==> flow/design.v <==
`timescale 1ns / 1ps
module cla_slice_part(g,p,a,b);
 input a, b;
 output g;  
 output p;  
 assign g = a & b;
 assign p = a ^ b;
endmodule
module CarryPropagateGenerateUnit( g,p,a,b);
	input  [15:0] a,b;
	output [15:0] g,p;
	cla_slice_part s0(g[0],p[0],a[0],b[0]);
	cla_slice_part s1(g[1],p[1],a[1],b[1]);
	cla_slice_part s2(g[2],p[2],a[2],b[2]);
	cla_slice_part s3(g[3],p[3],a[3],b[3]);
	cla_slice_part s4(g[4],p[4],a[4],b[4]);
	cla_slice_part s5(g[5],p[5],a[5],b[5]);
	cla_slice_part s6(g[6],p[6],a[6],b[6]);
	cla_slice_part s7(g[7],p[7],a[7],b[7]);
	cla_slice_part s8(g[8],p[8],a[8],b[8]);
	cla_slice_part s9(g[9],p[9],a[9],b[9]);
	cla_slice_part s10(g[10],p[10],a[10],b[10]);
	cla_slice_part s11(g[11],p[11],a[11],b[11]);
	cla_slice_part s12(g[12],p[12],a[12],b[12]);
	cla_slice_part s13(g[13],p[13],a[13],b[13]);
	cla_slice_part s14(g[14],p[14],a[14],b[14]);
	cla_slice_part s15(g[15],p[15],a[15],b[15]);
endmodule
module SixteenBitSummationUnit(sum,p,carry,cin);
  input [14:0] carry;
  input cin;
  input [15:0] p;
  output [15:0] sum;
  assign sum[0] = p[0] ^ cin;
  assign sum[1] = p[1] ^ carry[0];
  assign sum[2] = p[2] ^ carry[1];
  assign sum[3] = p[3] ^ carry[2];
  assign sum[4] = p[4] ^ carry[3];
  assign sum[5] = p[5] ^ carry[4];
  assign sum[6] = p[6] ^ carry[5];
  assign sum[7] = p[7] ^ carry[6];
  assign sum[8] = p[8] ^ carry[7];
  assign sum[9] = p[9] ^ carry[8];
  assign sum[10] = p[10] ^ carry[9];
  assign sum[11] = p[11] ^ carry[10];
  assign sum[12] = p[12] ^ carry[11];
  assign sum[13] = p[13] ^ carry[12];
  assign sum[14] = p[14] ^ carry[13];
  assign sum[15] = p[15] ^ carry[14];
endmodule
module four_bit_block_cla(P,G,carry,p,g,cin);
	input [3:0] p,g;
	input cin;
	output [2:0] carry;
	output P,G;
	assign	carry[0] = 	g[0] |
											cin & p[0];
	assign	carry[1] =  g[1] |
											g[0] & p[1] |
											cin  &  p[0] & p[1];
	assign	carry[2] =  g[2] |
											g[1] & p[2] |
											g[0] & p [1] & p[2] |
											cin  & p[0] & p[1] & p[2];
	assign	P = p[0] & p[1] & p[2] & p[3];
	assign	G = g[3] | 
							g[2] & p[3] |
							g[1] & p[2] & p[3] |
							g[0] & p[1] & p[2] & p[3];
endmodule
module cla_16_two_level(sum,cout,a,b,cin);
	input [15:0] a, b;
	input cin;
	output [15:0] sum;
	output  cout;
	wire [15:0]   g, p,carry;  
	wire [3:0]  G,P;
	assign carry[3]  = G[0] | cin & P[0];
	assign carry[7]  = G[1] | G[0] & P[1] | cin & P[0] & P[1]; 
	assign carry[11] = G[2] |
										 G[1] & P[2] |
										 G[0] & P[1] & P[2] | 
										 cin  & P[0] & P[1] & P[2];
	assign cout = G[3] |
								G[2] & P[3] |
								G[1] & P[2] & P[3] |
								G[0] & P[1] & P[2] & P[3] |
								cin   & P[0] & P[1] & P[2] & P[3];
	CarryPropagateGenerateUnit   CPGU( g,p,a,b);
	four_bit_block_cla FBBC0(P[0],G[0],carry[2:0],p[3:0],g[3:0],cin);     
	four_bit_block_cla FBBC1(P[1],G[1],carry[6:4],p[7:4],g[7:4],carry[3]);   
	four_bit_block_cla FBBC2(P[2],G[2],carry[10:8],p[11:8],g[11:8],carry[7]);
	four_bit_block_cla FBBC3(P[3],G[3],carry[14:12],p[15:12],g[15:12],carry[11]); 
	SixteenBitSummationUnit TTBSU(sum,p,carry[14:0],cin);
endmodule
`timescale 1ns / 1ps
module xnew2(
	output reg [15:0] x,
	input [15:0] x0,
	input [15:0] y,
	input cin,
	input reset,
	input stop,
	input clk
	);
	wire [15:0] sum,a,b;
	wire cout;	 
	cla_16_two_level alu(sum,cout,a,b,cin);
	assign a=x;
	assign b=cin?(~y):y;
	always @(posedge clk)
	begin
		if(reset)
		begin
			x<=x0;
		end
		else
		begin
			if(!stop)
			begin
				x<=sum;
			end
			else
			begin
				x<=x;
			end
		end
	end
endmodule
`timescale 1ns / 1ps
module ynew2(
	output reg [15:0] y,
	input [15:0] y0,
	input [15:0] x,
	input cin,
	input reset,
	input stop,
	input clk
	);
	wire [15:0] sum,a,b;
	wire cout;	 
	cla_16_two_level alu(sum,cout,a,b,cin);
	assign a=y;
	assign b=cin?(~x):x;
	always @(posedge clk)
	begin
		if(reset)
		begin
			y<=y0;
		end
		else
		begin
			if(!stop)
			begin
				y<=sum;
			end
			else
			begin
				y<=y;
			end
		end	
	end
endmodule
`timescale 1ns / 1ps
module znew2(
	output reg [15:0] z,
	output zsign,
	input [15:0] z0,
	input [15:0] zrom,
	input cin,
	input reset,
	input stop,
	input clk
	);
	wire [15:0] sum,a,b;
	wire cout;	 
	cla_16_two_level alu(sum,cout,a,b,cin);
	assign a=z;
	assign b=cin?(~zrom):zrom;
	always @(posedge clk)
	begin
		if(reset)
		begin
			z<=z0;
		end
		else
		begin
			if(!stop)
				z<=sum;
			else
				z<=z;
		end	
	end
	assign zsign=z[15];
endmodule
`timescale 1ns / 1ps
module datapathnew2(
	output [15:0] x,
	output [15:0] y,
	input [15:0] z0,
	input [3:0] i,
	input reset,
	input stop,
	input clk
	); 
	parameter xinit=16'b0010_0110_1101_1101;	 
	parameter yinit=16'b0;
	reg [15:0] zrom_q;
	wire [15:0] xval,yval,zval;
	wire [15:0] x0,y0;
	wire [15:0] z;
	wire zsign;
	always @(*)
	begin
		case(i)
			4'd0: zrom_q=16'b0011_0010_0100_0011;
			4'd1: zrom_q=16'b0001_1101_1010_1100;
			4'd2: zrom_q=16'b0000_1111_1010_1101;
			4'd3: zrom_q=16'b0000_0111_1111_0101;
			4'd4: zrom_q=16'b0000_0011_1111_1110;
			4'd5: zrom_q=16'b0000_0001_1111_1111;
			4'd6: zrom_q=16'b0000_0000_1111_1111;
			4'd7: zrom_q=16'b0000_0000_0111_1111;
			4'd8: zrom_q=16'b0000_0000_0011_1111;
			4'd9: zrom_q=16'b0000_0000_0001_1111;
			4'd10: zrom_q=16'b0000_0000_0000_1111;
			4'd11: zrom_q=16'b0000_0000_0000_0111;
			4'd12: zrom_q=16'b0000_0000_0000_0011;
			4'd13: zrom_q=16'b0000_0000_0000_0001;
			4'd14: zrom_q=16'b0;
			4'd15: zrom_q=16'b0;
			default: zrom_q=16'b0;
		endcase
	end
	xnew2 xmod(x,x0,yval,xcin,reset,stop,clk);
	ynew2 ymod(y,y0,xval,ycin,reset,stop,clk);
	znew2 zmod(z,zsign,z0,zval,zcin,reset,stop,clk);
	assign x0=xinit;
	assign y0=yinit;
	assign xval=$signed(x)>>>i;
	assign yval=$signed(y)>>>i;
	assign zval=zrom_q;
	assign xcin=zsign?1'b0:1'b1;
	assign ycin=zsign?1'b1:1'b0;
	assign zcin=zsign?1'b0:1'b1;
endmodule
`timescale 1ns / 1ps
module cordic_sincos(
	input clk,
	input rst,
	input start,
	input [15:0] z0,
	output ready,
	output reg done,
	output [15:0] x,
	output [15:0] y
	);
	reg busy;
	reg [3:0] cnt;
	wire load;
	assign ready = ~busy;
	assign load = rst | (start & ~busy);
	always @(posedge clk)
	begin
		if(rst)
		begin
			busy <= 1'b0;
			cnt <= 4'd0;
			done <= 1'b0;
		end
		else
		begin
			done <= 1'b0;
			if(!busy)
			begin
				cnt <= 4'd0;
				if(start)
					busy <= 1'b1;
			end
			else
			begin
				cnt <= cnt + 4'd1;
				if(cnt == 4'd15)
				begin
					busy <= 1'b0;
					done <= 1'b1;
				end
			end
		end
	end
	datapathnew2 dp(x,y,z0,cnt,load,~busy,clk);
endmodule
# ---- Tool chain data of cordic_sincos
# The steps from the RTL of cordic_sincos to its reports follow in flow order.
# Line numbers count from 1 in the design file above.
# Library cell names are shortened.
# Not given: n/a
dict set report design {
  top_module {cordic_sincos}
  clock {clk}
  lib {sky130hd}
  corner {tt_025C_1v80}
}

# ---- Elaborated design
# Yosys after proc, flatten, opt, wreduce and memory -nomap, before mapping. Print and check cells are not counted. Equal cells are merged and count once.
# Memory sizes are those after Yosys's memory passes, which may raise the word count (mostly to a power of two), join words into wider ones and drop unused or constant bits.
dict set report bits {
  reg_bits 54
  romBits 224
  clocked_rd_ports_x_width 14
  n_memories 1
  input_bits 19
  output_inout_bits 34
  wordCells 433
}
# memory size word_bits rd write_ports line
set mem_list {}
lappend mem_list {{(no name shown)} 16 14 1 0 215} ;# case(i)
dict set report op_classes {
  addsub 1
  equal 1
  n_shift 2
  muxes 12
  bitwise 408
  n_reduce_logical 2
}
# op n
set ops {}
lappend ops {{1-bit bitwise AND} 190}
lappend ops {{1-bit OR} 118}
lappend ops {{1-bit bitwise XOR} 96}
lappend ops {{16-bit 2-to-1 mux} 5}
lappend ops {{16-bit NOT} 3}
lappend ops {{16-bit by 4-bit >>> shifter with 16-bit output} 2}
lappend ops {{1-bit 2-to-1 mux} 6}
lappend ops {{4-bit by 1-bit adder with 4-bit output (second input constant)} 1}
lappend ops {{4-bit == test (second input constant)} 1}
lappend ops {{4-bit 2-to-1 mux} 1}
lappend ops {{2-bit nonzero test} 1}
lappend ops {{2-bit OR reduction} 1}
lappend ops {{1-bit NOT} 1}

# ---- Longest topological paths
# Longest topological path by Yosys (ltp), each cell counted once; first at word level (registers and memories cut), then after technology mapping (sequential cells cut; the memories' decode and read muxes count).
dict set report logic_depth {
  ltp_word 18
  abc_area 1
  mapped_depth 30
  depth_no_buf 29
}

# ---- After synthesis
# Source: synth_stat.txt of the flow (Yosys; design flattened, memories mapped). It holds for the ABC_AREA given above (unset counts as 0); a run with the other value may have another netlist.
# Totals and module areas in this step are rounded.
# cell n type_area_um2
set by_type {}
lappend by_type {dfxtp_1 52 1.04E+03}
lappend by_type {nand2_1 221 829.546}
lappend by_type {ha_1 62 775.744}
lappend by_type {edfxtp_1 16 480.461}
lappend by_type {xor2_1 40 350.336}
lappend by_type {nand3_1 67 335.322}
lappend by_type {inv_1 82 307.795}
lappend by_type {buf_4 36 270.259}
lappend by_type {o21ai_0 49 245.235}
lappend by_type {a21oi_1 42 210.202}
lappend by_type {fa_1 9 180.173}
lappend by_type {nor2_1 43 161.405}
lappend by_type {o21ai_1 27 135.13}
lappend by_type {nand3_2 13 130.125}
lappend by_type {xnor2_1 13 113.859}
lappend by_type {o211ai_1 12 90.086}
lappend by_type {buf_2 16 80.077}
lappend by_type {nand2_2 11 68.816}
# Not listed: further types 35, cells in them 87.
dict set report synth_totals {
  cell_count 898
  area_um2 6490
  seqArea_um2 1520
  ffs 68
  buf_cells 69
}

# ---- Worst setup path after synthesis
# Path of least setup slack by OpenSTA after synthesis, without wires, with an ideal clock, recovery checks aside; 20% of the period is set as input and as output delay. Where synthesis merged equal registers, the netlist keeps one of their names.
dict set report synth_path {
  path_type {register to register}
  from {register cnt[0]}
  to {register dp.xmod.x[15]}
  tclk_ns 5.0
  setup_ns 0.116
  t_arrival_ns 2.966
  slack_ns 1.918
  delay_ns 3.082
  driving_pins 28
  synth_period_reached_ns 3.082
}
# "delay_ns" = arrival - input delay + setup time.
# "driving_pins": output pins that drive a net of the path, with the launching flip-flop's if there is one; two outputs of one cell count as two.
# "synth_period_reached_ns" = period - worst setup slack (recovery checks aside). The figure is calculated, with input and output delays left at 20% of the set period.
# A register here has more assigning lines than the two given.
dict set report synth_via {
  path_cell_list {dfxtp_1 > buf_6 > buf_6 > buf_6 > nand2_1 > o21ai_1 > mux2i_1 > nand2_1 > nand3_1 > nand2_1 > xor2_1 > ha_1 > a21o_1 > a21oi_1 > o21bai_1 > nand2_1 > nand3_1 > nand2_1 > nand2_1 > ha_1 > nand2_1 > nand2_1 > nand2_1 > inv_1 > o21ai_0 > nand3_1 > o211ai_1 > inv_1}
}
# element line
set synth_lines {}
lappend synth_lines {{start, declared} 259} ;# reg [3:0] cnt;
lappend synth_lines {{start, assigned} 268} ;# cnt <= 4'd0;
lappend synth_lines {{start, assigned} 282} ;# cnt <= cnt + 4'd1;
lappend synth_lines {{end, assigned} 115} ;# x<=x0;
lappend synth_lines {{end, assigned} 121} ;# x<=sum;
lappend synth_lines {{end, declared} 98} ;# output reg [15:0] x,
# Chain of elaborated cells between the ends: none given.

# ---- Worst path after layout
# From the final timing report of entry A: the path of least setup slack in the routed layout; clock arrival at registers is part of the times.
dict set report layout_path {
  path_type {register to register}
  from {register cnt[0]}
  to {register dp.ymod.y[15]}
  tclk_ns 5.0
  setup_ns 0.11
  t_arrival_ns 4.10
  slack_ns 1.13
  driving_pins 29
}
# A register here has more assigning lines than the two given.
dict set report layout_via {
  path_cell_list {dfxtp_1 > buf_4 > nand2_1 > and2_0 > nand2_1 > o21ai_1 > nand2_1 > o21ai_1 > nand2_1 > nand2_1 > xor2_1 > ha_1 > a21oi_1 > nor2_1 > nor2_1 > o21bai_1 > nand2_1 > nand3_1 > nand2_1 > nand2_1 > ha_1 > nand2_1 > nand2_1 > nand2_1 > inv_1 > o21ai_0 > nand3_1 > o211ai_1 > inv_1}
}
# element line
set layout_lines {}
lappend layout_lines {{start, declared} 259} ;# reg [3:0] cnt;
lappend layout_lines {{start, assigned} 268} ;# cnt <= 4'd0;
lappend layout_lines {{start, assigned} 282} ;# cnt <= cnt + 4'd1;
lappend layout_lines {{end, assigned} 149} ;# y<=y0;
lappend layout_lines {{end, assigned} 155} ;# y<=sum;
lappend layout_lines {{end, declared} 132} ;# output reg [15:0] y,
# Chain of elaborated cells between the ends: none given.

; Flow measurements of cordic_sincos on sky130hd: 6 stored runs with different settings, listed in no order. Input and output delays are each 20% of the period that was set; the output load is 0.01 pF.
; By "achievedPeriod_ns" is meant the clock period of the run minus its worst setup slack. This is arithmetic on one report: input and output delays are still those of the set period (20% each).
; "critical_path_time_ns" = time allowed to the worst setup path (clock period - input delay - output delay, where it has them) - its slack; a late launch clock adds to it, a late capture clock takes from it.
; "power_uw": no workload was simulated; the value follows from the tool's default switching activity.
; Values from the reports are rounded here.

[entry A: settings]
ABC_AREA = 1
CAP_MARGIN = 35
CELL_PAD_IN_SITES_GLOBAL_PLACEMENT = 2
CORE_UTILIZATION = 40
GPL_TIMING_DRIVEN = 1
MAX_ROUTING_LAYER = met4
SLEW_MARGIN = 0
period_ns = 5.0
CORE_MARGIN = 2
[entry A: results]
critical_path_time_ns = 3.87
critical_path_type = register to register
timing.setup.tns_ns = 0.000
achievedPeriod_ns = 3.868
stdcell_area_um2 = 7200
ys_area_um2 = 6490
power_uw = 3340
design_die_area_um2 = 17300
setup_worst_slack_ns = 1.13

[entry B: settings]
CELL_PAD_IN_SITES_GLOBAL_PLACEMENT = 2
CORE_UTILIZATION = 16
CTS_CLUSTER_SIZE = 20
GPL_ROUTABILITY_DRIVEN = 1
MAX_ROUTING_LAYER = met5
MIN_ROUTING_LAYER = met1
PLACE_DENSITY_LB_ADDON = 0.16
SLEW_MARGIN = 20
TNS_END_PERCENT = 20
period_ns = 7.06
CAP_MARGIN = 20
CORE_MARGIN = 2
[entry B: results]
critical_path_time_ns = 5.36
critical_path_type = register to register
timing.setup.tns_ns = 0.000
achievedPeriod_ns = 5.357
stdcell_area_um2 = 7490
ys_area_um2 = 6290
power_uw = 2880
design_die_area_um2 = 40900
setup_worst_slack_ns = 1.70

[entry C: settings]
CORE_UTILIZATION = 40
period_ns = 5.0
CAP_MARGIN = 20
CORE_MARGIN = 2
SLEW_MARGIN = 20
[entry C: results]
critical_path_time_ns = 4.66
critical_path_type = register to register
timing.setup.tns_ns = 0.000
achievedPeriod_ns = 4.662
stdcell_area_um2 = 7130
ys_area_um2 = 6290
power_uw = 3960
design_die_area_um2 = 16800
setup_worst_slack_ns = 0.338

[entry D: settings]
ABC_AREA = 1
CAP_MARGIN = 35
CELL_PAD_IN_SITES_GLOBAL_PLACEMENT = 2
CORE_ASPECT_RATIO = 0.73
CORE_MARGIN = 4
CORE_UTILIZATION = 40
CTS_CLUSTER_DIAMETER = 168
GPL_TIMING_DRIVEN = 0
MAX_ROUTING_LAYER = met4
SLEW_MARGIN = 0
TNS_END_PERCENT = 75
period_ns = 5.0
[entry D: results]
critical_path_time_ns = 3.93
critical_path_type = register to register
timing.setup.tns_ns = 0.000
achievedPeriod_ns = 3.927
stdcell_area_um2 = 7540
ys_area_um2 = 6490
power_uw = 3430
design_die_area_um2 = 18400
setup_worst_slack_ns = 1.07

[entry E: settings]
ABC_AREA = 0
CAP_MARGIN = 15
CELL_PAD_IN_SITES_DETAIL_PLACEMENT = 2
CELL_PAD_IN_SITES_GLOBAL_PLACEMENT = 0
CORE_ASPECT_RATIO = 1.51
CORE_MARGIN = 2
CORE_UTILIZATION = 16
CTS_CLUSTER_DIAMETER = 293
GPL_TIMING_DRIVEN = 1
MAX_ROUTING_LAYER = met4
MIN_ROUTING_LAYER = met1
PLACE_DENSITY_LB_ADDON = 0.19
TNS_END_PERCENT = 95
period_ns = 3.63
SLEW_MARGIN = 20
[entry E: results]
critical_path_time_ns = 4.19
critical_path_type = register to register
timing.setup.tns_ns = -4.97
achievedPeriod_ns = 4.189
stdcell_area_um2 = 8770
ys_area_um2 = 6290
power_uw = 6750
design_die_area_um2 = 41000
setup_worst_slack_ns = -0.559

[entry F: settings]
ABC_AREA = 1
CAP_MARGIN = 15
CELL_PAD_IN_SITES_DETAIL_PLACEMENT = 2
CELL_PAD_IN_SITES_GLOBAL_PLACEMENT = 1
CORE_ASPECT_RATIO = 0.92
CORE_MARGIN = 2
CORE_UTILIZATION = 16
CTS_CLUSTER_DIAMETER = 293
GPL_TIMING_DRIVEN = 1
MAX_ROUTING_LAYER = met4
MIN_ROUTING_LAYER = met1
PLACE_DENSITY_LB_ADDON = 0.19
TNS_END_PERCENT = 95
period_ns = 3.63
SLEW_MARGIN = 20
[entry F: results]
critical_path_time_ns = 3.40
critical_path_type = register to register
timing.setup.tns_ns = 0.000
achievedPeriod_ns = 3.405
stdcell_area_um2 = 8310
ys_area_um2 = 6490
power_uw = 5050
design_die_area_um2 = 42200
setup_worst_slack_ns = 0.225
